==> flow/design.v <==
`default_nettype none
`timescale 1 ns / 1 ps
module ll_udp_skidbuffer #(
    parameter   REG_OUTPUT = 1,
    parameter   DATA_WIDTH = 64
)(
    input   wire                       i_clk,
    input   wire                       i_reset,
    input   wire                       i_valid,
    output  reg                        o_ready,    
    input   wire      [DATA_WIDTH-1:0] i_data,
	input   wire  [(DATA_WIDTH/8)-1:0] i_keep,
	input   wire                       i_last,
	input   wire                       i_user,
    output  reg                        o_valid,
	input   wire                       i_ready,
    output  reg       [DATA_WIDTH-1:0] o_data,
	output  reg   [(DATA_WIDTH/8)-1:0] o_keep,
	output  reg                        o_last,
	output  reg                        o_user
);
logic                      r_valid;
logic     [DATA_WIDTH-1:0] r_data;
logic [(DATA_WIDTH/8)-1:0] r_keep;
logic                      r_last;
logic                      r_user;
always_ff @(posedge i_clk) begin
    if (i_reset) begin
        r_valid <= 0;
    end
    else if ((i_valid && o_ready) && (o_valid && !i_ready)) begin
        r_valid <= 1;
    end
    else if (i_ready) begin
        r_valid <= 0;
    end
end
always_ff @(posedge i_clk) begin
    if (i_reset) begin
        r_data <= '0;
		r_keep <= '0;
		r_last <= 1'b0;
		r_user <= 1'b0;
	end
    else if((!REG_OUTPUT || i_valid) && o_ready) begin
        r_data <= i_data;
		r_keep <= i_keep;
		r_last <= i_last;
		r_user <= i_user;
    end
end
always_comb begin
    o_ready = !r_valid;
end
if (!REG_OUTPUT) begin : NET_OUTPUT
    always_comb begin
        o_valid = !i_reset && (i_valid || r_valid);
    end
    always_comb begin
        if (r_valid) begin
            o_data = r_data;
			o_keep = r_keep;
			o_last = r_last;
			o_user = r_user;
        end
        else if (i_valid) begin
            o_data = i_data;
			o_keep = i_keep;
			o_last = i_last;
			o_user = i_user;
        end
        else begin
            o_data = '0;
			o_keep = '0;
			o_last = 1'b0;
			o_user = 1'b0;
        end
    end
end
else begin : REG_OUT
    always @(posedge i_clk) begin
        if (i_reset) begin
            o_valid <= 0;
        end
        else if (!o_valid || i_ready) begin
            o_valid <= (i_valid || r_valid);
        end
    end
    always @(posedge i_clk) begin
        if (i_reset) begin
            o_data <= '0;
			o_keep <= '0;
			o_last <= 1'b0;
			o_user <= 1'b0;
        end
        else if (!o_valid || i_ready) begin
            if (r_valid) begin
                o_data <= r_data;
				o_keep <= r_keep;
				o_last <= r_last;
				o_user <= r_user;
            end
            else if (i_valid) begin
                o_data <= i_data;
				o_keep <= i_keep;
				o_last <= i_last;
				o_user <= i_user;
            end
            else begin
                o_data <= '0;
				o_keep <= '0;
				o_last <= 1'b0;
				o_user <= 1'b0;
            end
        end
    end
end
endmodule
`timescale 1 ns / 1 ps
module udp_ll_axis_reg_slice_64 (
  input  wire          aclk,
  input  wire          aresetn,
  input  wire          s_axis_tvalid,
  output wire          s_axis_tready,
  input  wire  [63:0]  s_axis_tdata,
  input  wire   [7:0]  s_axis_tkeep,
  input  wire          s_axis_tlast,
  input  wire          s_axis_tuser,
  output wire          m_axis_tvalid,
  input  wire          m_axis_tready,
  output wire  [63:0]  m_axis_tdata,
  output wire   [7:0]  m_axis_tkeep,
  output wire          m_axis_tlast,
  output wire          m_axis_tuser
);
ll_udp_skidbuffer #(
    .REG_OUTPUT (1),
    .DATA_WIDTH (64)
) slice_i (
    .i_clk   (aclk),
    .i_reset (!aresetn),
    .i_valid (s_axis_tvalid),
    .o_ready (s_axis_tready),
    .i_data  (s_axis_tdata),
    .i_keep  (s_axis_tkeep),
    .i_last  (s_axis_tlast),
    .i_user  (s_axis_tuser),
    .o_valid (m_axis_tvalid),
    .i_ready (m_axis_tready),
    .o_data  (m_axis_tdata),
    .o_keep  (m_axis_tkeep),
    .o_last  (m_axis_tlast),
    .o_user  (m_axis_tuser)
);
endmodule
module udp_ll_reg_slice_256 (
  input  wire          aclk,
  input  wire          aresetn,
  input  wire          s_axis_tvalid,
  output wire          s_axis_tready,
  input  wire [255:0]  s_axis_tdata,
  input  wire  [31:0]  s_axis_tkeep,
  input  wire          s_axis_tlast,
  input  wire          s_axis_tuser,
  output wire          m_axis_tvalid,
  input  wire          m_axis_tready,
  output wire [255:0]  m_axis_tdata,
  output wire  [31:0]  m_axis_tkeep,
  output wire          m_axis_tlast,
  output wire          m_axis_tuser
);
wire [79:0] used_q;
wire  [9:0] unused_keep;
wire        unused_last;
wire        unused_user;
ll_udp_skidbuffer #(
    .REG_OUTPUT (1),
    .DATA_WIDTH (80)
) slice_i (
    .i_clk   (aclk),
    .i_reset (!aresetn),
    .i_valid (s_axis_tvalid),
    .o_ready (s_axis_tready),
    .i_data  ({s_axis_tdata[80+:32], s_axis_tdata[0+:48]}),
    .i_keep  (10'd0),
    .i_last  (1'b0),
    .i_user  (1'b0),
    .o_valid (m_axis_tvalid),
    .i_ready (m_axis_tready),
    .o_data  (used_q),
    .o_keep  (unused_keep),
    .o_last  (unused_last),
    .o_user  (unused_user)
);
assign m_axis_tdata = {144'd0, used_q[48+:32], 32'd0, used_q[0+:48]};
assign m_axis_tkeep = 32'd0;
assign m_axis_tlast = 1'b0;
assign m_axis_tuser = 1'b0;
endmodule
`default_nettype none
`timescale 1 ns / 1 ps
module udp_tx (
    input  wire           ap_clk,
    input  wire           ap_rst_n,
    input  wire           s_axis_tx_data_tvalid,
    output logic          s_axis_tx_data_tready,
    input  wire   [63:0]  s_axis_tx_data_tdata,
    input  wire    [7:0]  s_axis_tx_data_tkeep,
    input  wire    [7:0]  s_axis_tx_data_tstrb,
    input  wire           s_axis_tx_data_tlast,
    input  wire           s_axis_tx_meta_tvalid,
    output wire           s_axis_tx_meta_tready,
    input  wire  [255:0]  s_axis_tx_meta_tdata,
    input  wire   [31:0]  s_axis_tx_meta_tkeep,
    input  wire   [31:0]  s_axis_tx_meta_tstrb,
    input  wire           s_axis_tx_meta_tlast,
    output logic          m_axis_iph_data_tvalid,
    input  wire           m_axis_iph_data_tready,
    output logic  [63:0]  m_axis_iph_data_tdata,
    output logic   [7:0]  m_axis_iph_data_tkeep,
    output logic          m_axis_iph_data_tlast,
    output logic          m_axis_iph_meta_tvalid,
    input  wire           m_axis_iph_meta_tready,
    output logic  [63:0]  m_axis_iph_meta_tdata,  
    output logic  [31:0]  datagrams_transmitted
);
typedef enum logic[1:0] {IDLE           = 2'b00,
                         WAIT_RDY       = 2'b01,
                         PROCESS_DATA   = 2'b10} udp_stateCoding_t;
udp_stateCoding_t state;
udp_stateCoding_t next_state;
logic             eof;
logic  [31:0]     dst_addr;
logic  [15:0]     dst_port;
logic  [31:0]     src_addr;
logic  [15:0]     src_port;
logic  [15:0]     length;
logic  [63:0]     store_header;
logic             axis_data_tvalid;
logic             axis_data_tready;
logic  [63:0]     axis_data_tdata;
logic   [7:0]     axis_data_tkeep;
logic             axis_data_tlast;
logic             axis_tx_meta_tready;
logic             axis_tx_meta_tvalid;
logic [255:0]     axis_tx_meta_tdata;
udp_ll_axis_reg_slice_64 tx_data_reg_slice (
  .aclk          (ap_clk),                  
  .aresetn       (ap_rst_n),             
  .s_axis_tvalid (s_axis_tx_data_tvalid), 
  .s_axis_tready (s_axis_tx_data_tready),
  .s_axis_tdata  (s_axis_tx_data_tdata),
  .s_axis_tkeep  (s_axis_tx_data_tkeep),
  .s_axis_tlast  (s_axis_tx_data_tlast),
  .s_axis_tuser  (1'b0),
  .m_axis_tvalid (axis_data_tvalid),
  .m_axis_tready (axis_data_tready),
  .m_axis_tdata  (axis_data_tdata),
  .m_axis_tkeep  (axis_data_tkeep),
  .m_axis_tlast  (axis_data_tlast),
  .m_axis_tuser  ()
);
udp_ll_reg_slice_256 tx_meta_reg_slice (
  .aclk          (ap_clk),                  
  .aresetn       (ap_rst_n),             
  .s_axis_tvalid (s_axis_tx_meta_tvalid), 
  .s_axis_tready (s_axis_tx_meta_tready),
  .s_axis_tdata  (s_axis_tx_meta_tdata),
  .s_axis_tkeep  (s_axis_tx_meta_tkeep),
  .s_axis_tlast  (s_axis_tx_meta_tlast),
  .s_axis_tuser  (1'b0),
  .m_axis_tvalid (axis_tx_meta_tvalid),
  .m_axis_tready (axis_tx_meta_tready),
  .m_axis_tdata  (axis_tx_meta_tdata),
  .m_axis_tkeep  (),
  .m_axis_tlast  (),
  .m_axis_tuser  ()
);
assign eof = axis_data_tlast && axis_data_tvalid && m_axis_iph_data_tready;
assign axis_tx_meta_tready = (state == IDLE) && m_axis_iph_meta_tready;
always_comb begin
    if (state == PROCESS_DATA) begin
        axis_data_tready = m_axis_iph_data_tready;
    end    
    else begin
        axis_data_tready = 1'b0;
    end
end
always_comb
begin
    next_state = state;
    case(state)
        IDLE: begin
            if (axis_tx_meta_tvalid && m_axis_iph_meta_tready) begin
                if (m_axis_iph_data_tready) begin
                    next_state = PROCESS_DATA;
                end
                else begin
                    next_state = WAIT_RDY;
                end
            end
        end
        WAIT_RDY: begin
            if ((store_header[32+:16] == 16'h0800) && m_axis_iph_data_tready) begin
                next_state = IDLE;
            end            
            else if (m_axis_iph_data_tready) begin
                next_state = PROCESS_DATA;
            end
        end
        PROCESS_DATA: begin
            if (eof) begin
                next_state = IDLE;
            end
        end        
        default : next_state  = IDLE;
    endcase
end
always_ff @(posedge ap_clk) begin
    if(!ap_rst_n) begin
        state <= IDLE;
    end
    else begin
        state <= next_state;
    end
end
assign dst_addr = axis_tx_meta_tdata[0+:32];
assign dst_port = {axis_tx_meta_tdata[32+:8], axis_tx_meta_tdata[40+:8]};
assign src_addr = axis_tx_meta_tdata[48+:32];
assign src_port = {axis_tx_meta_tdata[80+:8], axis_tx_meta_tdata[88+:8]};
assign length   = axis_tx_meta_tdata[96+:16] + 8;
assign m_axis_iph_meta_tdata  = {length, dst_addr};
assign m_axis_iph_meta_tvalid = axis_tx_meta_tvalid;
always_ff @(posedge ap_clk) begin
    if (axis_tx_meta_tvalid && (state == IDLE)) begin
        store_header <= {16'h0000, length[0+:8], length[8+:8], dst_port, src_port};
    end
end
always_comb
begin
    m_axis_iph_data_tdata = 32'd0;
    case (state)
        IDLE: begin
            m_axis_iph_data_tdata = {16'h0000, length[0+:8], length[8+:8], dst_port, src_port};            
        end
        WAIT_RDY: begin
            m_axis_iph_data_tdata = store_header;        
        end
        PROCESS_DATA: begin
            m_axis_iph_data_tdata = axis_data_tdata;
        end
        default: m_axis_iph_data_tdata = 32'd0;
    endcase
end
always_comb begin
    if (state == IDLE && next_state == IDLE) begin
        m_axis_iph_data_tvalid = 1'b0;
        m_axis_iph_data_tkeep  = '0;        
    end
    else if (state == IDLE && (next_state == WAIT_RDY || next_state == PROCESS_DATA)) begin
        m_axis_iph_data_tvalid = 1'b1;
        m_axis_iph_data_tkeep  = '1;
    end
    else if (state == WAIT_RDY) begin
        m_axis_iph_data_tvalid = 1'b1;
        m_axis_iph_data_tkeep  = '1;
    end   
    else begin
        m_axis_iph_data_tvalid = axis_data_tvalid;
        m_axis_iph_data_tkeep  = axis_data_tkeep;
    end
end
always_comb begin
    if (state != IDLE && next_state == IDLE) begin
        m_axis_iph_data_tlast = 1'b1;
    end
    else begin
        m_axis_iph_data_tlast = 1'b0;
    end
end
always_ff @(posedge ap_clk) begin
    if(!ap_rst_n) begin
        datagrams_transmitted <= 32'd0;
    end
    else if (state != IDLE && next_state == IDLE) begin
        datagrams_transmitted <= datagrams_transmitted + 1;
    end
end
endmodule
`default_nettype none
`timescale 1 ns / 1 ps
module tx_ipv4 (
    input  wire             ap_clk,
    input  wire             ap_rst_n,
    input  wire  [31:0]     local_ipv4_addr,
    input  wire   [7:0]     protocol,
    input  wire             s_axis_udp_tvalid,
    output logic            s_axis_udp_tready,
    input  wire  [63:0]     s_axis_udp_tdata,
    input  wire   [7:0]     s_axis_udp_tkeep,
    input  wire             s_axis_udp_tlast,
    input wire              udp_meta_valid,
    output logic            udp_meta_ready,
    input wire   [47:0]     udp_meta_data,
    output logic            m_axis_ip_data_tvalid,
    input  wire             m_axis_ip_data_tready,
    output logic [63:0]     m_axis_ip_data_tdata,
    output logic  [7:0]     m_axis_ip_data_tkeep,
    output logic            m_axis_ip_data_tuser,
    output logic            m_axis_ip_data_tlast
);
localparam VERSION = 4'h4;
localparam IHL = 4'h5;  
localparam TTL = 8'h40;
localparam HEADER_W0 = 0;
localparam HEADER_W1 = 1;
localparam HEADER_W2 = 2;
typedef enum logic[2:0] {IDLE            = 3'b000,
                         WAIT_RDY        = 3'b001,
                         IP_HEADER       = 3'b010,
                         PAYLOAD         = 3'b011,
                         LOAD_LAST       = 3'b100} ip_stateCoding_t;
ip_stateCoding_t state;
ip_stateCoding_t next_state;
logic            axis_data_tvalid;
logic            axis_data_tready;
logic   [63:0]   axis_data_tdata;
logic    [7:0]   axis_data_tkeep;
logic            axis_data_tlast;
logic            udp_tvalid_r;
logic    [1:0]   hdr_cnt;
logic    [1:0]   hdr_cnt_next;
logic   [15:0]   ip_length;
logic   [15:0]   ip_length_r;
logic   [31:0]   dst_ip_addr_mangled;
logic   [95:0]   shift_ip_payload;
logic   [11:0]   shift_ip_keep;
logic   [95:0]   next_shift_ip_payload;
logic   [11:0]   next_shift_ip_keep;  
logic            eof;
logic            sop;
udp_ll_axis_reg_slice_64 tx_ipv4_reg_slice (
  .aclk          (ap_clk),                  
  .aresetn       (ap_rst_n),             
  .s_axis_tvalid (axis_data_tvalid), 
  .s_axis_tready (axis_data_tready),
  .s_axis_tdata  (axis_data_tdata),
  .s_axis_tkeep  (axis_data_tkeep),
  .s_axis_tlast  (axis_data_tlast),
  .s_axis_tuser  (1'b0),
  .m_axis_tvalid (m_axis_ip_data_tvalid),
  .m_axis_tready (m_axis_ip_data_tready),
  .m_axis_tdata  (m_axis_ip_data_tdata),
  .m_axis_tkeep  (m_axis_ip_data_tkeep),
  .m_axis_tlast  (m_axis_ip_data_tlast),
  .m_axis_tuser  (m_axis_ip_data_tuser)
);
always_ff @(posedge ap_clk) begin
    if ((state == IDLE) || (next_state == IDLE)) begin
        udp_meta_ready <= 1'b1;
    end
    else begin
        udp_meta_ready <= 1'b0;
    end
end
assign eof = s_axis_udp_tlast && s_axis_udp_tvalid && axis_data_tready;
assign ip_length = udp_meta_data[32+:16] + 20;
always_ff @(posedge ap_clk) begin
    if (udp_meta_valid && (state == IDLE)) begin
        ip_length_r <= ip_length;
        dst_ip_addr_mangled <= {udp_meta_data[0+:8], udp_meta_data[8+:8], udp_meta_data[16+:8], udp_meta_data[24+:8]};
    end
end
assign sop = (hdr_cnt == HEADER_W2) && (hdr_cnt_next == 2'h3);
always_comb
begin
    next_state = state;
    case(state)
        IDLE: begin
            if (udp_meta_valid) begin
                if (axis_data_tready) begin
                    next_state = IP_HEADER;
                end
                else begin
                    next_state = WAIT_RDY;
                end
            end
        end
        WAIT_RDY: begin
            if (axis_data_tready) begin
                next_state = IP_HEADER;
            end      
        end
        IP_HEADER: begin
            if (hdr_cnt_next == 2'h3 && s_axis_udp_tvalid && axis_data_tready) begin
                if (s_axis_udp_tlast) begin
                    next_state = LOAD_LAST;
                end
                else begin
                    next_state = PAYLOAD;
                end
            end
        end
        PAYLOAD: begin
            if (eof) begin
                if (s_axis_udp_tkeep[4] == 0) begin
                    next_state = IDLE;
                end
                else begin
                    next_state = LOAD_LAST;
                end
            end
        end
        LOAD_LAST: begin
            if (axis_data_tready) begin
                next_state = IDLE;
            end                   
        end
    default : next_state  = IDLE;
  endcase         
end
always_ff @(posedge ap_clk) begin
    if(!ap_rst_n) begin
        state <= IDLE;
    end
    else begin
        state <= next_state;
    end
end
always_ff @(posedge ap_clk) begin
    case (next_state)
        IDLE: begin
            hdr_cnt <= 2'b00;
        end    
        IP_HEADER: begin
            if (axis_data_tvalid && axis_data_tready) begin
                hdr_cnt <= hdr_cnt_next;
            end
        end
        PAYLOAD: begin
            hdr_cnt <= 2'b11;
        end
        LOAD_LAST: begin
            hdr_cnt <= 2'b11;
        end        
        default: hdr_cnt <= 2'b00;
    endcase    
end
assign hdr_cnt_next = hdr_cnt + 'd1;
always_ff @(posedge ap_clk) begin
    if (sop) begin
        shift_ip_payload[64+:32] <= s_axis_udp_tdata[32+:32];
        shift_ip_keep[8+:4]      <= s_axis_udp_tkeep[4+:4];
        udp_tvalid_r     <= s_axis_udp_tvalid;
    end
    else if (s_axis_udp_tvalid && axis_data_tready) begin
        shift_ip_payload[64+:32] <= next_shift_ip_payload[64+:32];
        shift_ip_keep[8+:4]      <= next_shift_ip_keep[8+:4];
        udp_tvalid_r     <= 1'b1;
    end
end
assign next_shift_ip_payload = {s_axis_udp_tdata, shift_ip_payload[64+:32]};
assign next_shift_ip_keep    = {s_axis_udp_tkeep, shift_ip_keep[8+:4]};
always_comb begin
    axis_data_tdata   = 32'd0;
    axis_data_tkeep   = 4'h0;
    s_axis_udp_tready = 1'b0;
    axis_data_tvalid  = 1'b0;       
    case (state)
        IDLE: begin
            axis_data_tdata   = {32'h00000000, ip_length[0+:8], ip_length[8+:8], 8'h00, VERSION, IHL};
            axis_data_tkeep   = 8'hFF;
            s_axis_udp_tready = 1'b0;
            axis_data_tvalid  =  udp_meta_valid;           
        end
        WAIT_RDY: begin
            axis_data_tdata   = {32'h00000000, ip_length_r[0+:8], ip_length_r[8+:8], 8'h00, VERSION, IHL};
            axis_data_tkeep   = 8'hFF;
            s_axis_udp_tready = 1'b0;
            axis_data_tvalid  =  1'b1;              
        end
        IP_HEADER: begin
            case (hdr_cnt)
                HEADER_W1: begin
                    axis_data_tdata   = {local_ipv4_addr, 16'h0000, protocol, TTL};
                    axis_data_tkeep   = 8'hFF;
                    s_axis_udp_tready = 1'b0;
                    axis_data_tvalid  =  1'b1;
                end
                HEADER_W2: begin
                    axis_data_tdata = {s_axis_udp_tdata[0+:32], dst_ip_addr_mangled};
                    axis_data_tkeep[0+:4] = 4'hF;
                    axis_data_tkeep[4+:4] = s_axis_udp_tkeep[0+:4];
                    s_axis_udp_tready     = axis_data_tready; 
                    axis_data_tvalid      = s_axis_udp_tvalid;
                end
            endcase
        end
        PAYLOAD: begin
            axis_data_tdata   = next_shift_ip_payload[0+:64];
            axis_data_tkeep   = next_shift_ip_keep[0+:8];
            s_axis_udp_tready = axis_data_tready;
            axis_data_tvalid  = udp_tvalid_r && s_axis_udp_tvalid;  
        end
        LOAD_LAST: begin
            axis_data_tdata[0+:32]  = shift_ip_payload[64+:32];
            axis_data_tdata[32+:32] = 32'h00000000;
            axis_data_tkeep[0+:4]   = shift_ip_keep[8+:4];
            axis_data_tkeep[4+:4]   = 4'h0;
            s_axis_udp_tready       = 1'b0;  
            axis_data_tvalid        = udp_tvalid_r;  
        end        
        default: begin
            axis_data_tdata   = 32'd0;
            axis_data_tkeep   = 4'h0;
            s_axis_udp_tready = 1'b0;
            axis_data_tvalid  = 1'b0;          
        end
    endcase
end
assign axis_data_tlast = (state != IDLE) && (next_state == IDLE);
endmodule
`default_nettype none
`timescale 1 ns / 1 ps
module udp_ipv4_tx (
    input  wire             ap_clk,
    input  wire             ap_rst_n,
    input  wire  [31:0]     my_ip_addr,
    input  wire   [7:0]     ip_protocol,
    input  wire             s_axis_tx_meta_tvalid,
    output wire             s_axis_tx_meta_tready,
    input  wire [255:0]     s_axis_tx_meta_tdata,
    input  wire             s_axis_tx_data_tvalid,
    output wire             s_axis_tx_data_tready,
    input  wire  [63:0]     s_axis_tx_data_tdata,
    input  wire   [7:0]     s_axis_tx_data_tkeep,
    input  wire             s_axis_tx_data_tlast,
    output wire             m_axis_tx_data_tvalid,
    input  wire             m_axis_tx_data_tready,
    output wire   [63:0]    m_axis_tx_data_tdata,
    output wire    [7:0]    m_axis_tx_data_tkeep,
    output wire             m_axis_tx_data_tlast,
    output wire   [31:0]    datagrams_transmitted
);
wire            tx_udp2ip_data_tvalid;
wire            tx_udp2ip_data_tready;
wire [63:0]     tx_udp2ip_data_tdata;
wire  [7:0]     tx_udp2ip_data_tkeep;
wire            tx_udp2ip_data_tlast;
wire            tx_udp2ip_meta_tvalid;
wire [63:0]     tx_udp2ip_meta_tdata;
wire            tx_udp2ip_meta_tready;
udp_tx udp_tx_i (
    .ap_clk                       (ap_clk),
    .ap_rst_n                     (ap_rst_n),
    .s_axis_tx_data_tvalid        (s_axis_tx_data_tvalid),
    .s_axis_tx_data_tready        (s_axis_tx_data_tready),
    .s_axis_tx_data_tdata         (s_axis_tx_data_tdata),
    .s_axis_tx_data_tkeep         (s_axis_tx_data_tkeep),
    .s_axis_tx_data_tstrb         (8'h00),
    .s_axis_tx_data_tlast         (s_axis_tx_data_tlast),
    .s_axis_tx_meta_tvalid        (s_axis_tx_meta_tvalid),
    .s_axis_tx_meta_tready        (s_axis_tx_meta_tready),
    .s_axis_tx_meta_tdata         (s_axis_tx_meta_tdata),
    .s_axis_tx_meta_tkeep         (32'h00000000),
    .s_axis_tx_meta_tstrb         (32'h00000000),
    .s_axis_tx_meta_tlast         (1'b0),
    .m_axis_iph_data_tvalid       (tx_udp2ip_data_tvalid),
    .m_axis_iph_data_tready       (tx_udp2ip_data_tready),
    .m_axis_iph_data_tdata        (tx_udp2ip_data_tdata),
    .m_axis_iph_data_tkeep        (tx_udp2ip_data_tkeep),
    .m_axis_iph_data_tlast        (tx_udp2ip_data_tlast),
    .m_axis_iph_meta_tvalid       (tx_udp2ip_meta_tvalid),
    .m_axis_iph_meta_tready       (tx_udp2ip_meta_tready),
    .m_axis_iph_meta_tdata        (tx_udp2ip_meta_tdata),
    .datagrams_transmitted        (datagrams_transmitted)
);
tx_ipv4 tx_ipv4_i (
    .ap_clk                  (ap_clk),
    .ap_rst_n                (ap_rst_n),
    .local_ipv4_addr         (my_ip_addr),
    .protocol                (ip_protocol),
    .s_axis_udp_tvalid       (tx_udp2ip_data_tvalid),
    .s_axis_udp_tready       (tx_udp2ip_data_tready),
    .s_axis_udp_tdata        (tx_udp2ip_data_tdata),
    .s_axis_udp_tkeep        (tx_udp2ip_data_tkeep),
    .s_axis_udp_tlast        (tx_udp2ip_data_tlast),
    .udp_meta_valid          (tx_udp2ip_meta_tvalid),
    .udp_meta_ready          (tx_udp2ip_meta_tready),
    .udp_meta_data           (tx_udp2ip_meta_tdata[47:0]),
    .m_axis_ip_data_tvalid   (m_axis_tx_data_tvalid),
    .m_axis_ip_data_tready   (m_axis_tx_data_tready),
    .m_axis_ip_data_tdata    (m_axis_tx_data_tdata),
    .m_axis_ip_data_tkeep    (m_axis_tx_data_tkeep),
    .m_axis_ip_data_tuser    (),
    .m_axis_ip_data_tlast    (m_axis_tx_data_tlast)
);
endmodule
From RTL to reports: udp_ipv4_tx --
Module udp_ipv4_tx before and after one edit of its RTL, step after step. Lines under "before" count in the file above, lines under "after" in the edited file. "change": "after" minus "before" as printed here. Operators: Yosys type, input widths -> output width; for muxes data width and select width s. Library cell names are shortened. A cell with n/a has no value.
Design: design top udp_ipv4_tx, clock ap_clk, library sky130hd, timing corner tt_025C_1v80

Diff --
Unified diff, file above to edited file. This change comes from a script, not from a designer; no optimisation was intended.
begin of diff
@@ -358,5 +358,5 @@
         m_axis_iph_data_tkeep  = '0;        
     end
-    else if (state == IDLE && (next_state == WAIT_RDY || next_state == PROCESS_DATA)) begin
+    else if (state == IDLE && (next_state == WAIT_RDY || next_state < PROCESS_DATA)) begin
         m_axis_iph_data_tvalid = 1'b1;
         m_axis_iph_data_tkeep  = '1;
end of diff

Word level --
Yosys after proc, flatten, opt, wreduce and memory -nomap, before mapping. Memory bits, and registers merged into a memory's read port (data or address), are not among the register bits. Print and check cells are not counted. Equal cells are merged and count once.
Word-level totals:
- register bits after elaboration | before 631, after 631, change 0
- input bits | before 374, after 374, change 0
- output and inout port bits | before 108, after 108, change 0
- elaborated cells | before 173, after 173, change 0
Cells by class:
- add/subtract/negate cells | before 4, after 4, change 0
- magnitude comparators | before 0, after 1, change +1
- equality and inequality tests | before 16, after 15, change -1
- mux-type cells | before 64, after 64, change 0
- reductions and logical operators | before 58, after 58, change 0
Operator list:
- $eq 2x2->1 const B | before 4, after 3, change -1
- $lt 2x2->1 const B | before 0, after 1, change +1
Unchanged operator kinds not shown: 37.

Logic depth --
Longest topological path by Yosys (ltp), each cell counted once; first at word level (registers and memories cut), then after technology mapping (sequential cells cut; the memories' decode and read muxes count).
Depth:
- depth in word-level cells | before 19, after 19, change 0
- ABC_AREA | before 0, after 0
- mapped depth | before 16, after 11, change -5
- mapped depth without buffers | before 14, after 9, change -5

Netlist --
Source: synth_stat.txt of the flow (Yosys; design flattened, memories mapped). It holds for the ABC_AREA given above (unset counts as 0); a run with the other value may have another netlist.
Cell types:
- nor2_1 | before 284, after 322, change +38
- nand2_1 | before 585, after 620, change +35
- nor3b_1 | before 33, after 2, change -31
- nor3_1 | before 4, after 26, change +22
- a21oi_1 | before 380, after 390, change +10
- clkbuf_1 | before 180, after 189, change +9
- a22oi_1 | before 41, after 49, change +8
- nand3_1 | before 24, after 32, change +8
- a211oi_1 | before 15, after 7, change -8
- xnor2_1 | before 26, after 33, change +7
- a311oi_1 | before 161, after 155, change -6
- o21ai_0 | before 146, after 141, change -5
- buf_2 | before 36, after 31, change -5
- xor2_1 | before 17, after 12, change -5
- and3_1 | before 12, after 7, change -5
- a22o_1 | before 6, after 1, change -5
- inv_1 | before 23, after 27, change +4
- o22ai_1 | before 6, after 2, change -4
Unchanged cell types not shown: 19. Not every row of either side is listed.
Synthesis totals:
- cells in the netlist | before 2842, after 2902, change +60
- mapped area (um^2) | before 25512.0, after 25535.7, change +23.7
- area of sequential cells (um^2) | before 13983.4, after 13983.4, change 0.0
- flip-flop cells | before 631, after 631, change 0
- buffer cells | before 231, after 237, change +6
By module: a second synthesis without flattening, with its own total; a netlist apart from the flattened one above.
Second synthesis, totals:
- cell total of the unflattened synthesis | before 3190, after 3195, change +5
- area (unflattened synthesis) (um^2) | before 29967.5, after 30000.0, change +32.5
Each row is one instance without its submodules.
Modules, before:
- ll_udp_skidbuffer | times used 2, cells 661, area 5947.0 um^2, seq. area 3002.9 um^2
- ll_udp_skidbuffer | times used 1, cells 819, area 7469.7 um^2, seq. area 3723.6 um^2
- udp_tx | times used 1, cells 504, area 4630.7 um^2, seq. area 2122.0 um^2
- tx_ipv4 | times used 1, cells 330, area 4377.9 um^2, seq. area 2692.6 um^2
- udp_ll_reg_slice_256 | times used 1, cells 212, area 1584.0 um^2, seq. area 0.0 um^2
- udp_ll_axis_reg_slice_64 | times used 2, cells 1, area 3.8 um^2, seq. area 0.0 um^2
- udp_ipv4_tx | times used 1, cells 1, area 3.8 um^2, seq. area 0.0 um^2
Modules, after:
- ll_udp_skidbuffer | times used 2, cells 661, area 5947.0 um^2, seq. area 3002.9 um^2
- ll_udp_skidbuffer | times used 1, cells 819, area 7469.7 um^2, seq. area 3723.6 um^2
- udp_tx | times used 1, cells 509, area 4663.2 um^2, seq. area 2122.0 um^2
- tx_ipv4 | times used 1, cells 330, area 4377.9 um^2, seq. area 2692.6 um^2
- udp_ll_reg_slice_256 | times used 1, cells 212, area 1584.0 um^2, seq. area 0.0 um^2
- udp_ll_axis_reg_slice_64 | times used 2, cells 1, area 3.8 um^2, seq. area 0.0 um^2
- udp_ipv4_tx | times used 1, cells 1, area 3.8 um^2, seq. area 0.0 um^2

Path before layout --
OpenSTA on the mapped netlist: ideal clock, no wires. The path of least setup slack (recovery checks aside). Input and output delay are each 20% of the period. Register names are those of the netlist, which keeps one name where synthesis merged equal registers.
Path post-synthesis:
- path type | before register to register, after register to register
- start point | before reg tx_ipv4_i.hdr_cnt[0], after reg tx_ipv4_i.state[1]
- end point | before reg tx_ipv4_i.hdr_cnt[0], after reg tx_ipv4_i.dst_ip_addr_mangled[0]
- period (ns) | before 5.0, after 5.0, change 0.0
- library setup time (ns) | before 0.269, after 0.410, change +0.141
- time at the first pin (ns) | before 0.000, after 0.000, change 0.000
- data arrival time (ns) | before 2.883, after 2.384, change -0.499
- required time (ns) | before 4.731, after 4.590, change -0.141
- slack (ns) | before 1.848, after 2.206, change +0.358
- path delay (ns) | before 3.152, after 2.794, change -0.358
- driving pins on the path | before 15, after 5, change -10
- path buffers | before 2, after 2, change 0
- synthesis period reached (ns) | before 3.152, after 2.794, change -0.358
"path delay" = arrival - input delay + setup time. "driving pins on the path": output pins that drive a net of the path, with the launching flip-flop's if there is one; two outputs of one cell count as two. "synthesis period reached" = period - worst setup slack (recovery checks aside). The figure is calculated, with input and output delays left at 20% of the set period. Between the ends stands the longest chain of elaborated cells between them, by number of cells; it is not shown to be the way that was timed. Of several equally long chains one is given. Each line given opens the expression or statement behind the cell; cells for indexed reads and writes are added by Yosys, which also makes memories of some case tables. At most two assigning lines are given for a register; there are more. before: Only ways into the end's enable, where the timed path ends, are counted here.
Between the ends, post-synthesis, before: path through edfxtp_1 > inv_1 > ha_1 > o21ai_0 > nor2_1 > nand3_1 > a32oi_1 > ha_1 > or3b_2 > o21ai_1 > o32a_4 > a21o_1 > buf_6 > buf_2 > nand3_1, length of the longest elaborated chain 17, elaborated cells on any way between the ends 41, those cells by class add/sub: 1; eq/ne: 7; mux: 20; reduce/logical: 13
Ends and longest elaborated chain, post-synthesis, before:
- from (decl) | RTL line 431 | logic    [1:0]   hdr_cnt;
- from (assign) | RTL line 533 | hdr_cnt <= 2'b00;
- from (assign) | RTL line 537 | hdr_cnt <= hdr_cnt_next;
- $eq 2x2->1 | RTL line 583 | case (hdr_cnt)
- $mux 1 | RTL line 583
- $pmux 1 s2 | RTL line 569 | case (state)
- $logic_and 1x1->1 | RTL line 279 | assign eof = axis_data_tlast && axis_data_tvalid && m_axis_iph_data_tready;
- $mux 2 | RTL line 312 | if (eof) begin
- $pmux 2 s3 | RTL line 292 | case(state)
- $eq 2x1->1 | RTL line 360 | else if (state == IDLE && (next_state == WAIT_RDY || next_state == PROCESS_DATA)) begin
- (+2 left out)
- $mux 1 | RTL line 360
- $mux 1 | RTL line 356 | if (state == IDLE && next_state == IDLE) begin
- $logic_and 1x1->1 x2 | RTL line 466 | assign eof = s_axis_udp_tlast && s_axis_udp_tvalid && axis_data_tready;
- $mux 3 | RTL line 505 | if (eof) begin
- $pmux 3 s5 | RTL line 478 | case(state)
- $eq 3x2->1 | RTL line 531 | case (next_state)
- $ne 2x1->1
- to (assign) | RTL line 533
- to (assign) | RTL line 537
- to (decl) | RTL line 431
Between the ends, post-synthesis, after: path through dfxtp_1 > clkbuf_1 > nor3_1 > clkbuf_1 > and2_1, length of the longest elaborated chain 2, elaborated cells on any way between the ends 2, those cells by class reduce/logical: 2
Ends and longest elaborated chain, post-synthesis, after:
- from (decl) | RTL line 423 | ip_stateCoding_t state;
- from (assign) | RTL line 524 | state <= IDLE;
- from (assign) | RTL line 527 | state <= next_state;
- $logic_not 3->1 | RTL line 469 | if (udp_meta_valid && (state == IDLE)) begin
- $logic_and 1x1->1 | RTL line 469
- to (assign) | RTL line 471 | dst_ip_addr_mangled <= {udp_meta_data[0+:8], udp_meta_data[8+:8], udp_meta_data[16+:8], udp_meta_data[24+:8]};
- to (decl) | RTL line 435 | logic   [31:0]   dst_ip_addr_mangled;

Worst path after layout --
From the final timing report of each run of pair A: the path of least setup slack in the routed layout; clock arrival at registers is part of the times.
Path after layout:
- path type | before register to register, after register to register
- start point | before reg udp_tx_i.store_header[42], after reg tx_ipv4_i.state[0]
- end point | before reg tx_ipv4_i.tx_ipv4_reg_slice.slice_i.r_data[44], after reg tx_ipv4_i.tx_ipv4_reg_slice.slice_i.o_data[18]
- period (ns) | before 4.33, after 4.33, change 0.00
- library setup time (ns) | before 0.07, after 0.07, change 0.00
- time at the first pin (ns) | before 0.59, after 0.61, change +0.02
- data arrival time (ns) | before 4.55, after 3.74, change -0.81
- required time (ns) | before 4.84, after 4.86, change +0.02
- slack (ns) | before 0.29, after 1.12, change +0.83
- driving pins on the path | before 15, after 9, change -6
- path buffers | before 2, after 2, change 0
Between the ends stands the longest chain of elaborated cells between them, by number of cells; it is not shown to be the way that was timed. Of several equally long chains one is given. At most two assigning lines are given for a register; there are more.
Between the ends, after layout, before: path through edfxtp_1 > nor4b_1 > nand2_1 > nor4_1 > nand4b_1 > a32oi_1 > ha_2 > or3b_2 > o21ai_1 > o32a_4 > a21o_2 > buf_12 > buf_4 > a21oi_1 > nor2_1, length of the longest elaborated chain 12, elaborated cells on any way between the ends 16, those cells by class eq/ne: 3; mux: 6; reduce/logical: 7
Ends and longest elaborated chain, after layout, before:
- from (decl) | RTL line 238 | logic  [63:0]     store_header;
- from (assign) | RTL line 336 | store_header <= {16'h0000, length[0+:8], length[8+:8], dst_port, src_port};
- $eq 16x12->1 | RTL line 304 | if ((store_header[32+:16] == 16'h0800) && m_axis_iph_data_tready) begin
- $logic_and 1x1->1 | RTL line 304
- $mux 2 | RTL line 304
- $pmux 2 s3 | RTL line 292 | case(state)
- $eq 2x1->1 | RTL line 360 | else if (state == IDLE && (next_state == WAIT_RDY || next_state == PROCESS_DATA)) begin
- $logic_or 1x1->1 | RTL line 360
- $logic_and 1x1->1 | RTL line 360
- $mux 1 | RTL line 360
- $mux 1 | RTL line 356 | if (state == IDLE && next_state == IDLE) begin
- $logic_and 1x1->1 | RTL line 603 | axis_data_tvalid  = udp_tvalid_r && s_axis_udp_tvalid;
- $pmux 1 s5 | RTL line 569 | case (state)
- $logic_and 1x1->1 | RTL line 45 | else if((!REG_OUTPUT || i_valid) && o_ready) begin
- to (assign) | RTL line 40 | r_data <= '0;
- to (assign) | RTL line 46 | r_data <= i_data;
- to (decl) | RTL line 23 | logic     [DATA_WIDTH-1:0] r_data;
Between the ends, after layout, after: path through dfxtp_1 > buf_4 > o21ba_2 > a31oi_1 > o21ai_0 > o21a_1 > buf_4 > o221ai_1 > a21oi_1, length of the longest elaborated chain 14, elaborated cells on any way between the ends 29, those cells by class compare: 1; eq/ne: 5; mux: 14; reduce/logical: 9
Ends and longest elaborated chain, after layout, after:
- from (decl) | RTL line 423 | ip_stateCoding_t state;
- from (assign) | RTL line 524 | state <= IDLE;
- from (assign) | RTL line 527 | state <= next_state;
- $eq 3x2->1 | RTL line 569 | case (state)
- $pmux 1 s2 | RTL line 569
- $logic_and 1x1->1 | RTL line 279 | assign eof = axis_data_tlast && axis_data_tvalid && m_axis_iph_data_tready;
- $mux 2 | RTL line 312 | if (eof) begin
- $pmux 2 s3 | RTL line 292 | case(state)
- $lt 2x2->1 | RTL line 360 | else if (state == IDLE && (next_state == WAIT_RDY || next_state < PROCESS_DATA)) begin
- $logic_or 1x1->1 | RTL line 360
- $logic_and 1x1->1 | RTL line 360
- $mux 1 | RTL line 360
- $mux 1 | RTL line 356 | if (state == IDLE && next_state == IDLE) begin
- $logic_and 1x1->1 | RTL line 603 | axis_data_tvalid  = udp_tvalid_r && s_axis_udp_tvalid;
- $pmux 1 s5 | RTL line 569
- $mux 64 | RTL line 103 | else if (i_valid) begin
- $mux 64 | RTL line 97 | if (r_valid) begin
- to (assign) | RTL line 98 | o_data <= r_data;
- to (assign) | RTL line 104 | o_data <= i_data;
- to (decl) | RTL line 17 | output  reg       [DATA_WIDTH-1:0] o_data,

Layout results --
Both versions went through the flow (Yosys, OpenROAD) with the same settings in each pair. Constraints: input delay and output delay 20% of the set period each, output load 0.01 pF.
Flow settings, pair A: CORE_UTILIZATION 40, PLACE_DENSITY 0.6, period_ns 4.33, CAP_MARGIN 20, CORE_MARGIN 2, SLEW_MARGIN 20
Final reports, pair A:
- netlist area reported by Yosys (um^2) | before 25512.0, after 25535.7, change +23.7
- overall die area (um^2) | before 65815.3, after 65876.9, change +61.6
- utilization in the final report (%) | before 49.9, after 49.9, change 0.0
- lowest setup slack (ns) | before 0.290, after 1.116, change +0.826
- post-route setup TNS (ns) | before 0.000, after 0.000, change 0.000
- total design power (mW) | before 14.924, after 14.868, change -0.056
- achieved clock period (ns) | before 4.040, after 3.214, change -0.826
Flow settings, pair B: CELL_PAD_IN_SITES_DETAIL_PLACEMENT 0, CORE_MARGIN 10, CORE_UTILIZATION 45, CTS_CLUSTER_SIZE 17, MAX_ROUTING_LAYER met4, PLACE_DENSITY_LB_ADDON 0.16, SETUP_SLACK_MARGIN -0.31, SLEW_MARGIN 10, TNS_END_PERCENT 20, period_ns 3.34, CAP_MARGIN 20
Final reports, pair B:
- netlist area reported by Yosys (um^2) | before 25512.0, after 25535.7, change +23.7
- overall die area (um^2) | before 66618.2, after 66675.0, change +56.8
- utilization in the final report (%) | before 56.6, after 55.9, change -0.7
- lowest setup slack (ns) | before -0.086, after 0.473, change +0.559
- post-route setup TNS (ns) | before -0.387, after 0.000, change +0.387
- total design power (mW) | before 19.541, after 19.287, change -0.254
- achieved clock period (ns) | before 3.426, after 2.867, change -0.559
"achieved clock period" is the run's clock period less its worst setup slack. It is reckoned from that one timing run; input and output delays stay at 20% of the period that was set. "total design power" is the tool's figure for a default switching activity; nothing was simulated.
